==> flow/design.v <==
module DCT(input clk,
           input signed[11:0]a0,a1,a2,a3,a4,a5,a6,a7,
           output reg signed[11:0]b0,b1,b2,b3,b4,b5,b6,b7);
  wire [11:0] c1 = 12'b011111011000;
  wire [11:0] c2 = 12'b011101100100;
  wire [11:0] c3 = 12'b011010100110;
  wire [11:0] c4 = 12'b010110101000;
  wire [11:0] c5 = 12'b010001110001;
  wire [11:0] c6 = 12'b001100001111;
  wire [11:0] c7 = 12'b000110001111;
  wire signed [11:0] f07,f0_7,f16,f1_6,f25,f2_5,f34,f3_4;
  wire signed [11:0] f0734,f07_34,f1625,f16_25;
  wire signed [11:0] sum,diff;
  wire signed [11:0] x0,x1,x2,x3,x4,x5,x6,x7;
  wire signed[23:0]m8,m9,m10,m11,m12,m13,m14,m15,m16,m17,m18,m19,m20,m21,m22,m23,m24,m25,m26,m27;
  wire signed [23:0] m0,m1,m2,m3,m4,m5,m6,m7;
  reg [11:0] r0[7:0],r1[7:0],r2[7:0],r3[7:0],r4[7:0],r5[7:0],r6[7:0],r7 [7:0];
  wire [2:0] count = 0;
  add_sub B1(f07,f0_7,a0,a7);
  add_sub B2(f16,f1_6,a1,a6);
  add_sub B3(f25,f2_5,a2,a5);
  add_sub B4(f34,f3_4,a3,a4);
  add_sub B5(f0734,f07_34,f07,f34);
  add_sub B6(f1625,f16_25,f16,f25);
  add_sub B7(sum,diff,f0734,f1625);
  multiplier M1(m0,sum,c4);
  multiplier M2(m4,diff,c4);
  multiplier M3(m8,f07_34,c2);
  multiplier M4(m9,f16_25,c6);
  assign m2 = m8+m9;
  multiplier M5(m10,f07_34,c6);
  multiplier M6(m11,f16_25,c2);
  assign m6 = m10-m11;
  multiplier M7(m12,f0_7,c1);
  multiplier M8(m13,f0_7,c3);
  multiplier M9(m14,f0_7,c5);
  multiplier M10(m15,f0_7,c7);
  multiplier M11(m16,f1_6,c1);
  multiplier M12(m17,f1_6,c3);
  multiplier M13(m18,f1_6,c5);
  multiplier M14(m19,f1_6,c7);
  multiplier M15(m20,f2_5,c1);
  multiplier M16(m21,f2_5,c3);
  multiplier M17(m22,f2_5,c5);
  multiplier M18(m23,f2_5,c7);
  multiplier M19(m24,f3_4,c1);
  multiplier M20(m25,f3_4,c3);
  multiplier M21(m26,f3_4,c5);
  multiplier M22(m27,f3_4,c7);
  assign m1 = m12+m17+m22+m27;
  assign m3 = m13-m19-m20-m26;
  assign m5 = m14-m16+m23+m25;
  assign m7 = m15-m18+m21-m24;
  assign x0 = m0>>12;
  assign x1 = m1>>12;
  assign x2 = m2>>12;
  assign x3 = m3>>12;  
  assign x4 = m4>>12;
  assign x5 = m5>>12;
  assign x6 = m6>>12;
  assign x7 = m7>>12;
  always @(posedge clk)begin
    {b0,b1,b2,b3,b4,b5,b6,b7} <= {x0,x1,x2,x3,x4,x5,x6,x7};
  end
endmodule
module add_sub(
  output reg [11:0] sum,diff,                                           
  input [11:0] x,y                                                      
    );
always @(x or y)
begin
  sum=x+y;
  diff=x-y;
end
endmodule
module multiplier(
  output reg [23:0]out,
  input signed[11:0] x,y
);
  always @(x,y)begin
    out = x*y;
  end
endmodule
module block_mem(input clk,reset,wr,
		 input [11:0] in1,in2,in3,in4,in5,in6,in7,in8,
                 output reg [11:0] out0,out1,out2,out3,out4,out5,out6,out7
		);
  reg [11:0] mem_block[63:0];
reg [2:0] x,y;
  always@(posedge clk)
begin
	if(reset)
	begin
		x=0;
		y=0;
	end
	else if(wr==1)
	begin
      mem_block[(x*8)+0]<= in1;
      mem_block[(x*8)+1]<= in2;
      mem_block[(x*8)+2]<= in3;
      mem_block[(x*8)+3]<= in4;
      mem_block[(x*8)+4]<= in5;
      mem_block[(x*8)+5]<= in6;
      mem_block[(x*8)+6]<= in7;
      mem_block[(x*8)+7]<= in8;
		x<=x+1;
	end
  else if(wr==1'b0)
	begin
		out0 <=mem_block[y];
      out1 <=mem_block[8+y];
      out2 <=mem_block[16+y];
      out3 <=mem_block[24+y];
      out4 <=mem_block[32+y];
      out5 <=mem_block[40+y];
      out6 <=mem_block[48+y];
      out7 <=mem_block[56+y];
		y<= y+1;
	end
end
endmodule
module Full_DCT(input clk,wr_1,wr_2,reset,
           input [11:0]a0,a1,a2,a3,a4,a5,a6,a7,
           output signed[11:0]b0,b1,b2,b3,b4,b5,b6,b7);
  wire [11:0] r0,r1,r2,r3,r4,r5,r6,r7;
  DCT uut(clk,a0,a1,a2,a3,a4,a5,a6,a7,r0,r1,r2,r3,r4,r5,r6,r7);
  reg [11:0] R0,R1,R2,R3,R4,R5,R6,R7;
  wire [11:0] m10,m11,m12,m13,m14,m15,m16,m17;
  wire [11:0] m20,m21,m22,m23,m24,m25,m26,m27;
  reg dwr_1,dwr_2;
  always @(posedge clk)begin
    dwr_1 <= wr_1;
  end
  block_mem M1(clk,reset,dwr_1,
               r0,r1,r2,r3,r4,r5,r6,r7,
		       m10,m11,m12,m13,m14,m15,m16,m17
		      );
  always @(*) begin
    case(dwr_1)
      1'b0 : begin
            R0 = m10;
            R1 = m11;
            R2 = m12;
            R3 = m13;
            R4 = m14;
            R5 = m15;
            R6 = m16;
            R7 = m17;
      end
      default :begin
            R0 = 0;
            R1 = 0;
            R2 = 0;
            R3 = 0;
            R4 = 0;
            R5 = 0;
            R6 = 0;
            R7 = 0;
      end
      endcase
  end
  DCT uut1(clk,R0,R1,R2,R3,R4,R5,R6,R7,b0,b1,b2,b3,b4,b5,b6,b7);
endmodule
Memo
Re: synthesis data of Full_DCT

Reports on Full_DCT. Module Full_DCT before and after one edit of its RTL, step after step. "unedited" refers to lines of the RTL above, "edited" to lines of the edited file. "difference" is "edited" less "unedited", of the values as shown; "relative change" is that difference over "unedited", in percent. Operators carry their Yosys type and port widths (W data, S select, Z words). Not given: --

Top: Full_DCT. Clock input: clk. Cell library: sky130hd. Timing corner: tt_025C_1v80.

Diff. Unified diff, file above to edited file. A script made this edit. It changes what the design does and was not meant as an optimisation.

```diff
@@ -49,5 +49,5 @@
   multiplier M22(m27,f3_4,c7);
   assign m1 = m12+m17+m22+m27;
-  assign m3 = m13-m19-m20-m26;
+  assign m3 = (m13-m19^m20)-m26;
   assign m5 = m14-m16+m23+m25;
   assign m7 = m15-m18+m21-m24;
```

Elaborated design. Counts by Yosys on the flattened word-level netlist (proc, flatten, opt, wreduce; memories kept). Register bits leave out memories and registers merged into their read ports (data or address); mux counts leave out enables and synchronous resets folded into registers. Print and check cells are left out. Cells with the same type and inputs are merged into one. Yosys's memory passes give these memory sizes; they may raise the number of words (mostly to a power of two), join words into wider ones and drop unused or constant bits.

Bit counts: register bits (unedited 199, edited 199, difference 0, relative change 0.00%); RAM bits (unedited 768, edited 768, difference 0, relative change 0.00%); clocked read ports x word width (unedited 96, edited 96, difference 0, relative change 0.00%); memories kept (unedited 1, edited 1, difference 0, relative change 0.00%); input bits (unedited 100, edited 100, difference 0, relative change 0.00%); output and inout port bits (unedited 96, edited 96, difference 0, relative change 0.00%); cells after elaboration (unedited 181, edited 181, difference 0, relative change 0.00%).

Memories: shape (words x width / read and write ports) (unedited M1.mem_block 64x12 r8 w8, edited M1.mem_block 64x12 r8 w8).

Cells by class: add/subtract/negate cells (unedited 72, edited 70, difference -2, relative change -2.78%); multipliers (unedited 44, edited 44, difference 0, relative change 0.00%); multiplexer cells (unedited 42, edited 42, difference 0, relative change 0.00%); bitwise gates (word level) (unedited 2, edited 4, difference +2, relative change +100.00%); reduce/logical cells (unedited 1, edited 1, difference 0, relative change 0.00%).

Operator list: $sub A24 B24 Y24 (unedited 14, edited 12, difference -2, relative change -14.29%); $xor A24 B24 Y24 (unedited 0, edited 2, difference +2); $mux W12 (unedited 24, edited 24, difference 0, relative change 0.00%); $mux W6 (unedited 16, edited 16, difference 0, relative change 0.00%); $add A12 B12 Y12 (unedited 14, edited 14, difference 0, relative change 0.00%); $add A24 B24 Y24 (unedited 14, edited 14, difference 0, relative change 0.00%); $sub A12 B12 Y12 (unedited 14, edited 14, difference 0, relative change 0.00%); $mul A12 B10 Y22 const B (unedited 12, edited 12, difference 0, relative change 0.00%); $mul A12 B11 Y23 const B (unedited 12, edited 12, difference 0, relative change 0.00%); $mul A12 B9 Y21 const B (unedited 12, edited 12, difference 0, relative change 0.00%); $mul A12 B12 Y24 const B (unedited 8, edited 8, difference 0, relative change 0.00%); $add A6 B3 Y6 const A (unedited 4, edited 4, difference 0, relative change 0.00%); $add A6 B3 Y6 const B (unedited 4, edited 4, difference 0, relative change 0.00%); $add A3 B1 Y3 const B (unedited 2, edited 2, difference 0, relative change 0.00%); $add A5 B3 Y6 const A (unedited 2, edited 2, difference 0, relative change 0.00%); $add A6 B2 Y6 const B (unedited 2, edited 2, difference 0, relative change 0.00%); $mux W1 (unedited 2, edited 2, difference 0, relative change 0.00%); $not A1 Y1 (unedited 2, edited 2, difference 0, relative change 0.00%); $add A4 B3 Y5 const A (unedited 1, edited 1, difference 0, relative change 0.00%); $add A6 B1 Y6 const B (unedited 1, edited 1, difference 0, relative change 0.00%); $reduce_and A2 Y1 (unedited 1, edited 1, difference 0, relative change 0.00%).

Longest topological paths. Depth = most cells in a row (Yosys ltp): at word level without a register or memory, in the mapped netlist without a sequential cell, where the memories' decode and read muxes count.

Logic depth: depth after elaboration (unedited 6, edited 6, difference 0, relative change 0.00%); ABC_AREA (unedited 0, edited 0); gate-level depth with buffers (unedited 51, edited 52, difference +1, relative change +1.96%); gate-level depth less buffers (unedited 50, edited 50, difference 0, relative change 0.00%).

Synthesis result. The flow's flattened synthesis, as Yosys stat reports it; memories are mapped. The netlist is that of the ABC_AREA named above (0 if unset); the other value can give another one.

Synthesis totals: standard cells after synthesis (unedited 15278, edited 15248, difference -30, relative change -0.20%); cell area after synthesis (µm²) (unedited 160975.6, edited 159336.6, difference -1639.0, relative change -1.02%); sequential area (µm²) (unedited 29928.7, edited 29928.7, difference 0.0, relative change 0.00%); flip-flops (unedited 1063, edited 1063, difference 0, relative change 0.00%); buffer cells (unedited 114, edited 120, difference +6, relative change +5.26%).

Cell types: sky130_fd_sc_hd__fa_1 (unedited 2126, edited 2025, difference -101, relative change -4.75%); sky130_fd_sc_hd__o21ai_0 (unedited 362, edited 270, difference -92, relative change -25.41%); sky130_fd_sc_hd__o21ai_1 (unedited 1, edited 92, difference +91, relative change +9100.00%); sky130_fd_sc_hd__a21oi_1 (unedited 604, edited 653, difference +49, relative change +8.11%); sky130_fd_sc_hd__xnor2_1 (unedited 941, edited 973, difference +32, relative change +3.40%); sky130_fd_sc_hd__a21o_1 (unedited 157, edited 189, difference +32, relative change +20.38%); sky130_fd_sc_hd__nand2_1 (unedited 326, edited 353, difference +27, relative change +8.28%); sky130_fd_sc_hd__o41ai_1 (unedited 50, edited 26, difference -24, relative change -48.00%); sky130_fd_sc_hd__nor3_1 (unedited 202, edited 181, difference -21, relative change -10.40%); sky130_fd_sc_hd__xor2_1 (unedited 304, edited 324, difference +20, relative change +6.58%); sky130_fd_sc_hd__a211oi_1 (unedited 53, edited 34, difference -19, relative change -35.85%); sky130_fd_sc_hd__a21boi_1 (unedited 0, edited 18, difference +18); sky130_fd_sc_hd__nor2b_1 (unedited 182, edited 199, difference +17, relative change +9.34%); sky130_fd_sc_hd__ha_1 (unedited 2846, edited 2831, difference -15, relative change -0.53%); sky130_fd_sc_hd__nand2b_1 (unedited 165, edited 150, difference -15, relative change -9.09%); sky130_fd_sc_hd__nor2_1 (unedited 642, edited 628, difference -14, relative change -2.18%); sky130_fd_sc_hd__o31a_1 (unedited 27, edited 15, difference -12, relative change -44.44%); sky130_fd_sc_hd__nand3b_1 (unedited 15, edited 3, difference -12, relative change -80.00%).

Not every row of either side is listed. The figures by module come from a second, unflattened synthesis with its own total; it is not the netlist above.

Second synthesis, totals: cells (unflattened synthesis) (unedited 33684, edited 33232, difference -452, relative change -1.34%); area total of the unflattened synthesis (µm²) (unedited 311533.8, edited 309291.6, difference -2242.2, relative change -0.72%).

Each row is one instance without its submodules.

Modules, unedited: multiplier (instances 44, cells 620, area 5427.7 µm², sequential area 0.0 µm²); block_mem (instances 1, cells 1245, area 32015.7 µm², sequential area 26065.0 µm²); DCT (instances 2, cells 1385, area 12012.8 µm², sequential area 1921.8 µm²); add_sub (instances 14, cells 163, area 1141.1 µm², sequential area 0.0 µm²); Full_DCT (instances 1, cells 107, area 698.2 µm², sequential area 20.0 µm²).

Modules, edited: multiplier (instances 44, cells 620, area 5427.7 µm², sequential area 0.0 µm²); block_mem (instances 1, cells 1245, area 32023.2 µm², sequential area 26065.0 µm²); DCT (instances 2, cells 1159, area 10887.9 µm², sequential area 1921.8 µm²); add_sub (instances 14, cells 163, area 1141.1 µm², sequential area 0.0 µm²); Full_DCT (instances 1, cells 107, area 698.2 µm², sequential area 20.0 µm²).

Timing after synthesis. Path of least setup slack by OpenSTA after synthesis, without wires, with an ideal clock, recovery checks aside; 20% of the period is set as input and as output delay. Where synthesis merged equal registers, the netlist keeps one of their names.

Timing after synthesis: path type (unedited input to register, edited input to register); start (unedited input port a6[2], edited input port a7[1]); end (unedited register uut.b3[11], edited register uut.b1[11]); period (ns) (unedited 15.0, edited 15.0, difference 0.0, relative change 0.00%); external input delay (ns) (unedited 3.000, edited 3.000, difference 0.000, relative change 0.00%); setup time (ns) (unedited 0.121, edited 0.128, difference +0.007); launch time at the first pin (ns) (unedited 3.000, edited 3.000, difference 0.000, relative change 0.00%); data arrival time (ns) (unedited 14.478, edited 14.671, difference +0.193, relative change +1.33%); required time (ns) (unedited 14.879, edited 14.872, difference -0.007, relative change -0.05%); setup slack (ns) (unedited 0.402, edited 0.201, difference -0.201); path delay (ns) (unedited 11.599, edited 11.799, difference +0.200, relative change +1.72%); stages on the path (unedited 47, edited 45, difference -2, relative change -4.26%); buffers on the path (unedited 3, edited 2, difference -1, relative change -33.33%); synthesis period reached (ns) (unedited 14.598, edited 14.799, difference +0.201, relative change +1.38%).

"path delay" = arrival - input delay + setup time. "stages on the path": output pins that drive a net of the path, with the launching flip-flop's if there is one; two outputs of one cell count as two. "synthesis period reached" is the clock period less the worst setup slack; recovery checks do not enter. This is arithmetic on one report: input and output delays are still those of the set period (20% each). Between the ends stands the longest chain of elaborated cells between them, by number of cells; it is not shown to be the way that was timed. Of several equally long chains one is given. Each line given opens the expression or statement behind the cell; cells for indexed reads and writes are added by Yosys, which also makes memories of some case tables.

On the way, after synthesis, unedited:
Cell sequence: sky130_fd_sc_hd__inv_1 sky130_fd_sc_hd__ha_1 sky130_fd_sc_hd__buf_2 sky130_fd_sc_hd__o21a_1 sky130_fd_sc_hd__o31a_1 sky130_fd_sc_hd__or4_1 sky130_fd_sc_hd__a311o_1 sky130_fd_sc_hd__a21oi_1 sky130_fd_sc_hd__o21bai_1 sky130_fd_sc_hd__xnor2_1 sky130_fd_sc_hd__inv_1 sky130_fd_sc_hd__buf_2 sky130_fd_sc_hd__buf_1 sky130_fd_sc_hd__ha_1 sky130_fd_sc_hd__inv_1 sky130_fd_sc_hd__ha_1 sky130_fd_sc_hd__inv_1 sky130_fd_sc_hd__ha_1 (+11 left out) sky130_fd_sc_hd__ha_1 sky130_fd_sc_hd__inv_1 sky130_fd_sc_hd__fa_1 sky130_fd_sc_hd__fa_1 sky130_fd_sc_hd__inv_1 sky130_fd_sc_hd__fa_1 sky130_fd_sc_hd__fa_1 sky130_fd_sc_hd__inv_1 sky130_fd_sc_hd__fa_1 sky130_fd_sc_hd__ha_1 sky130_fd_sc_hd__a21oi_1 sky130_fd_sc_hd__inv_1 sky130_fd_sc_hd__a31oi_1 sky130_fd_sc_hd__a21oi_1 sky130_fd_sc_hd__a211oi_1 sky130_fd_sc_hd__xnor2_1 sky130_fd_sc_hd__xnor2_1 sky130_fd_sc_hd__xnor2_1. The figure for length of the longest elaborated chain is 5. The figure for elaborated cells between the ends (all ways) is 5. For source lines of those cells the number is 3. Those cells by class: 4 x add/sub; 1 x mul.

Ends and longest elaborated chain, after synthesis, unedited: start: declaration (line 124) `input [11:0]a0,a1,a2,a3,a4,a5,a6,a7,`; $sub A12 B12 Y12 (line 73) `diff=x-y;`; $mul A12 B10 Y22 (line 81) `out = x*y;`; $sub A24 B24 Y24 x3 (line 51) `assign m3 = m13-m19-m20-m26;`; end: declaration (line 3) `output reg signed[11:0]b0,b1,b2,b3,b4,b5,b6,b7);`.

On the way, after synthesis, edited:
Cell sequence: sky130_fd_sc_hd__inv_1 sky130_fd_sc_hd__ha_1 sky130_fd_sc_hd__nor2b_1 sky130_fd_sc_hd__o21ai_1 sky130_fd_sc_hd__a21oi_1 sky130_fd_sc_hd__o211ai_1 sky130_fd_sc_hd__a2111oi_0 sky130_fd_sc_hd__nor2_1 sky130_fd_sc_hd__a21oi_1 sky130_fd_sc_hd__xnor2_1 sky130_fd_sc_hd__clkbuf_1 sky130_fd_sc_hd__clkbuf_1 sky130_fd_sc_hd__inv_1 sky130_fd_sc_hd__ha_1 sky130_fd_sc_hd__fa_1 sky130_fd_sc_hd__inv_1 sky130_fd_sc_hd__fa_1 sky130_fd_sc_hd__fa_1 (+9 left out) sky130_fd_sc_hd__inv_1 sky130_fd_sc_hd__ha_1 sky130_fd_sc_hd__ha_1 sky130_fd_sc_hd__inv_1 sky130_fd_sc_hd__fa_1 sky130_fd_sc_hd__inv_1 sky130_fd_sc_hd__fa_1 sky130_fd_sc_hd__inv_1 sky130_fd_sc_hd__fa_1 sky130_fd_sc_hd__inv_1 sky130_fd_sc_hd__ha_1 sky130_fd_sc_hd__and3_1 sky130_fd_sc_hd__a21oi_1 sky130_fd_sc_hd__o21ai_1 sky130_fd_sc_hd__o41ai_1 sky130_fd_sc_hd__xnor2_1 sky130_fd_sc_hd__xnor2_1 sky130_fd_sc_hd__xnor2_1. The figure for length of the longest elaborated chain is 5. The figure for elaborated cells between the ends (all ways) is 5. For source lines of those cells the number is 3. Those cells by class: 4 x add/sub; 1 x mul.

Ends and longest elaborated chain, after synthesis, edited: start: declaration (line 124) `input [11:0]a0,a1,a2,a3,a4,a5,a6,a7,`; $sub A12 B12 Y12 (line 73) `diff=x-y;`; $mul A12 B9 Y21 (line 81) `out = x*y;`; $add A24 B24 Y24 x3 (line 50) `assign m1 = m12+m17+m22+m27;`; end: declaration (line 3) `output reg signed[11:0]b0,b1,b2,b3,b4,b5,b6,b7);`.

Worst path after layout. Path of least setup slack in the final report of each run of pair A (OpenROAD, finished layout, wires in). Where an end is a register, its clock arrival counts in the times.

Timing post-layout: path type (unedited input to register, edited input to register); start (unedited input port a4[0], edited input port a7[1]); end (unedited register uut.b1[11], edited register uut.b7[11]); period (ns) (unedited 14.5, edited 14.5, difference 0.0, relative change 0.00%); external input delay (ns) (unedited 2.90, edited 2.90, difference 0.00, relative change 0.00%); setup time (ns) (unedited 0.08, edited 0.11, difference +0.03); launch time at the first pin (ns) (unedited 2.90, edited 2.90, difference 0.00, relative change 0.00%); data arrival time (ns) (unedited 14.67, edited 14.35, difference -0.32, relative change -2.18%); required time (ns) (unedited 15.10, edited 15.10, difference 0.00, relative change 0.00%); setup slack (ns) (unedited 0.43, edited 0.76, difference +0.33); stages on the path (unedited 45, edited 43, difference -2, relative change -4.44%); buffers on the path (unedited 4, edited 3, difference -1, relative change -25.00%).

Between the ends stands the longest chain of elaborated cells between them, by number of cells; it is not shown to be the way that was timed. Of several equally long chains one is given.

On the way, post-layout, unedited:
Cell sequence: sky130_fd_sc_hd__clkdlybuf4s50_1 sky130_fd_sc_hd__ha_1 sky130_fd_sc_hd__inv_1 sky130_fd_sc_hd__fa_1 sky130_fd_sc_hd__a21o_1 sky130_fd_sc_hd__a21oi_1 sky130_fd_sc_hd__o21bai_1 sky130_fd_sc_hd__a21oi_1 sky130_fd_sc_hd__o21bai_1 sky130_fd_sc_hd__a21oi_1 sky130_fd_sc_hd__xnor2_1 sky130_fd_sc_hd__buf_12 sky130_fd_sc_hd__inv_1 sky130_fd_sc_hd__buf_4 sky130_fd_sc_hd__fa_1 sky130_fd_sc_hd__inv_1 sky130_fd_sc_hd__ha_1 sky130_fd_sc_hd__fa_1 (+9 left out) sky130_fd_sc_hd__fa_1 sky130_fd_sc_hd__inv_1 sky130_fd_sc_hd__fa_1 sky130_fd_sc_hd__fa_1 sky130_fd_sc_hd__inv_1 sky130_fd_sc_hd__fa_1 sky130_fd_sc_hd__inv_1 sky130_fd_sc_hd__ha_1 sky130_fd_sc_hd__o21ai_0 sky130_fd_sc_hd__a21oi_1 sky130_fd_sc_hd__o211a_1 sky130_fd_sc_hd__a31o_2 sky130_fd_sc_hd__nor4_1 sky130_fd_sc_hd__o41ai_1 sky130_fd_sc_hd__buf_4 sky130_fd_sc_hd__xnor2_1 sky130_fd_sc_hd__xnor2_1 sky130_fd_sc_hd__xnor2_1. The figure for length of the longest elaborated chain is 3. The figure for elaborated cells between the ends (all ways) is 3. For source lines of those cells the number is 3. Those cells by class: 2 x add/sub; 1 x mul.

Ends and longest elaborated chain, post-layout, unedited: start: declaration (line 124) `input [11:0]a0,a1,a2,a3,a4,a5,a6,a7,`; $sub A12 B12 Y12 (line 73) `diff=x-y;`; $mul A12 B10 Y22 (line 81) `out = x*y;`; $add A24 B24 Y24 (line 50) `assign m1 = m12+m17+m22+m27;`; end: declaration (line 3) `output reg signed[11:0]b0,b1,b2,b3,b4,b5,b6,b7);`.

On the way, post-layout, edited:
Cell sequence: sky130_fd_sc_hd__clkdlybuf4s50_1 sky130_fd_sc_hd__inv_1 sky130_fd_sc_hd__ha_1 sky130_fd_sc_hd__nor2b_1 sky130_fd_sc_hd__o21ai_1 sky130_fd_sc_hd__a21oi_1 sky130_fd_sc_hd__o211ai_1 sky130_fd_sc_hd__a2111oi_0 sky130_fd_sc_hd__nor3_1 sky130_fd_sc_hd__xnor2_1 sky130_fd_sc_hd__inv_1 sky130_fd_sc_hd__fa_1 sky130_fd_sc_hd__inv_1 sky130_fd_sc_hd__ha_1 sky130_fd_sc_hd__fa_1 sky130_fd_sc_hd__inv_1 sky130_fd_sc_hd__fa_1 sky130_fd_sc_hd__fa_1 (+7 left out) sky130_fd_sc_hd__fa_1 sky130_fd_sc_hd__inv_1 sky130_fd_sc_hd__fa_1 sky130_fd_sc_hd__inv_1 sky130_fd_sc_hd__fa_1 sky130_fd_sc_hd__ha_1 sky130_fd_sc_hd__a21o_1 sky130_fd_sc_hd__a21oi_1 sky130_fd_sc_hd__nor2_1 sky130_fd_sc_hd__a21oi_1 sky130_fd_sc_hd__o31ai_1 sky130_fd_sc_hd__or4_1 sky130_fd_sc_hd__o2111a_1 sky130_fd_sc_hd__a311oi_1 sky130_fd_sc_hd__buf_4 sky130_fd_sc_hd__xnor2_1 sky130_fd_sc_hd__xnor3_1 sky130_fd_sc_hd__xnor2_1. The figure for length of the longest elaborated chain is 5. The figure for elaborated cells between the ends (all ways) is 5. For source lines of those cells the number is 3. Those cells by class: 4 x add/sub; 1 x mul.

Ends and longest elaborated chain, post-layout, edited: start: declaration (line 124) `input [11:0]a0,a1,a2,a3,a4,a5,a6,a7,`; $sub A12 B12 Y12 (line 73) `diff=x-y;`; $mul A12 B10 Y22 (line 81) `out = x*y;`; $sub A24 B24 Y24 (line 53) `assign m7 = m15-m18+m21-m24;`; $add A24 B24 Y24 (line 53); $sub A24 B24 Y24 (line 53); end: declaration (line 3) `output reg signed[11:0]b0,b1,b2,b3,b4,b5,b6,b7);`.

Measured runs. Runs of the flow (Yosys, OpenROAD) on both versions; the two runs of a pair have the same settings. The constraints put input and output delay at 20% of the set period each and load the outputs with 0.01 pF.

Flow settings, pair A:
The entry for period_ns reads 14.5. CAP_MARGIN: 20. For CORE_MARGIN the number is 2. The entry for CORE_UTILIZATION reads 40. SLEW_MARGIN: 20.

Results, pair A: cell area after synthesis (µm²) (unedited 160975.6, edited 159336.6, difference -1639.0, relative change -1.02%); die size (µm²) (unedited 407529.0, edited 403403.0, difference -4126.0, relative change -1.01%); standard-cell area after layout (µm²) (unedited 177599.0, edited 174637.0, difference -2962.0, relative change -1.67%); utilization in the final report (unedited 0.444, edited 0.441, difference -0.003); worst setup slack after layout (ns) (unedited 0.429, edited 0.757, difference +0.328); clock period reached (ns) (unedited 14.071, edited 13.743, difference -0.328, relative change -2.33%).

Flow settings, pair B:
CAP_MARGIN: 20. The entry for CORE_ASPECT_RATIO reads 1.8. For CORE_MARGIN the number is 9. The entry for CORE_UTILIZATION reads 22. The figure for CTS_CLUSTER_DIAMETER is 196. CTS_CLUSTER_SIZE: 72. The entry for HOLD_SLACK_MARGIN reads 0.03. The entry for PLACE_DENSITY reads 0.42. The entry for SETUP_SLACK_MARGIN reads -1.6. The entry for period_ns reads 17.4. SLEW_MARGIN: 20.

Results, pair B: cell area after synthesis (µm²) (unedited 160975.6, edited 159336.6, difference -1639.0, relative change -1.02%); die size (µm²) (unedited 764161.0, edited 756548.0, difference -7613.0, relative change -1.00%); standard-cell area after layout (µm²) (unedited 178494.0, edited 176156.0, difference -2338.0, relative change -1.31%); utilization in the final report (unedited 0.245, edited 0.244, difference -0.001); worst setup slack after layout (ns) (unedited 1.991, edited 1.875, difference -0.116); clock period reached (ns) (unedited 15.409, edited 15.525, difference +0.116, relative change +0.75%).

"clock period reached" is the run's clock period less its worst setup slack. It is reckoned from that one timing run; input and output delays stay at 20% of the period that was set.
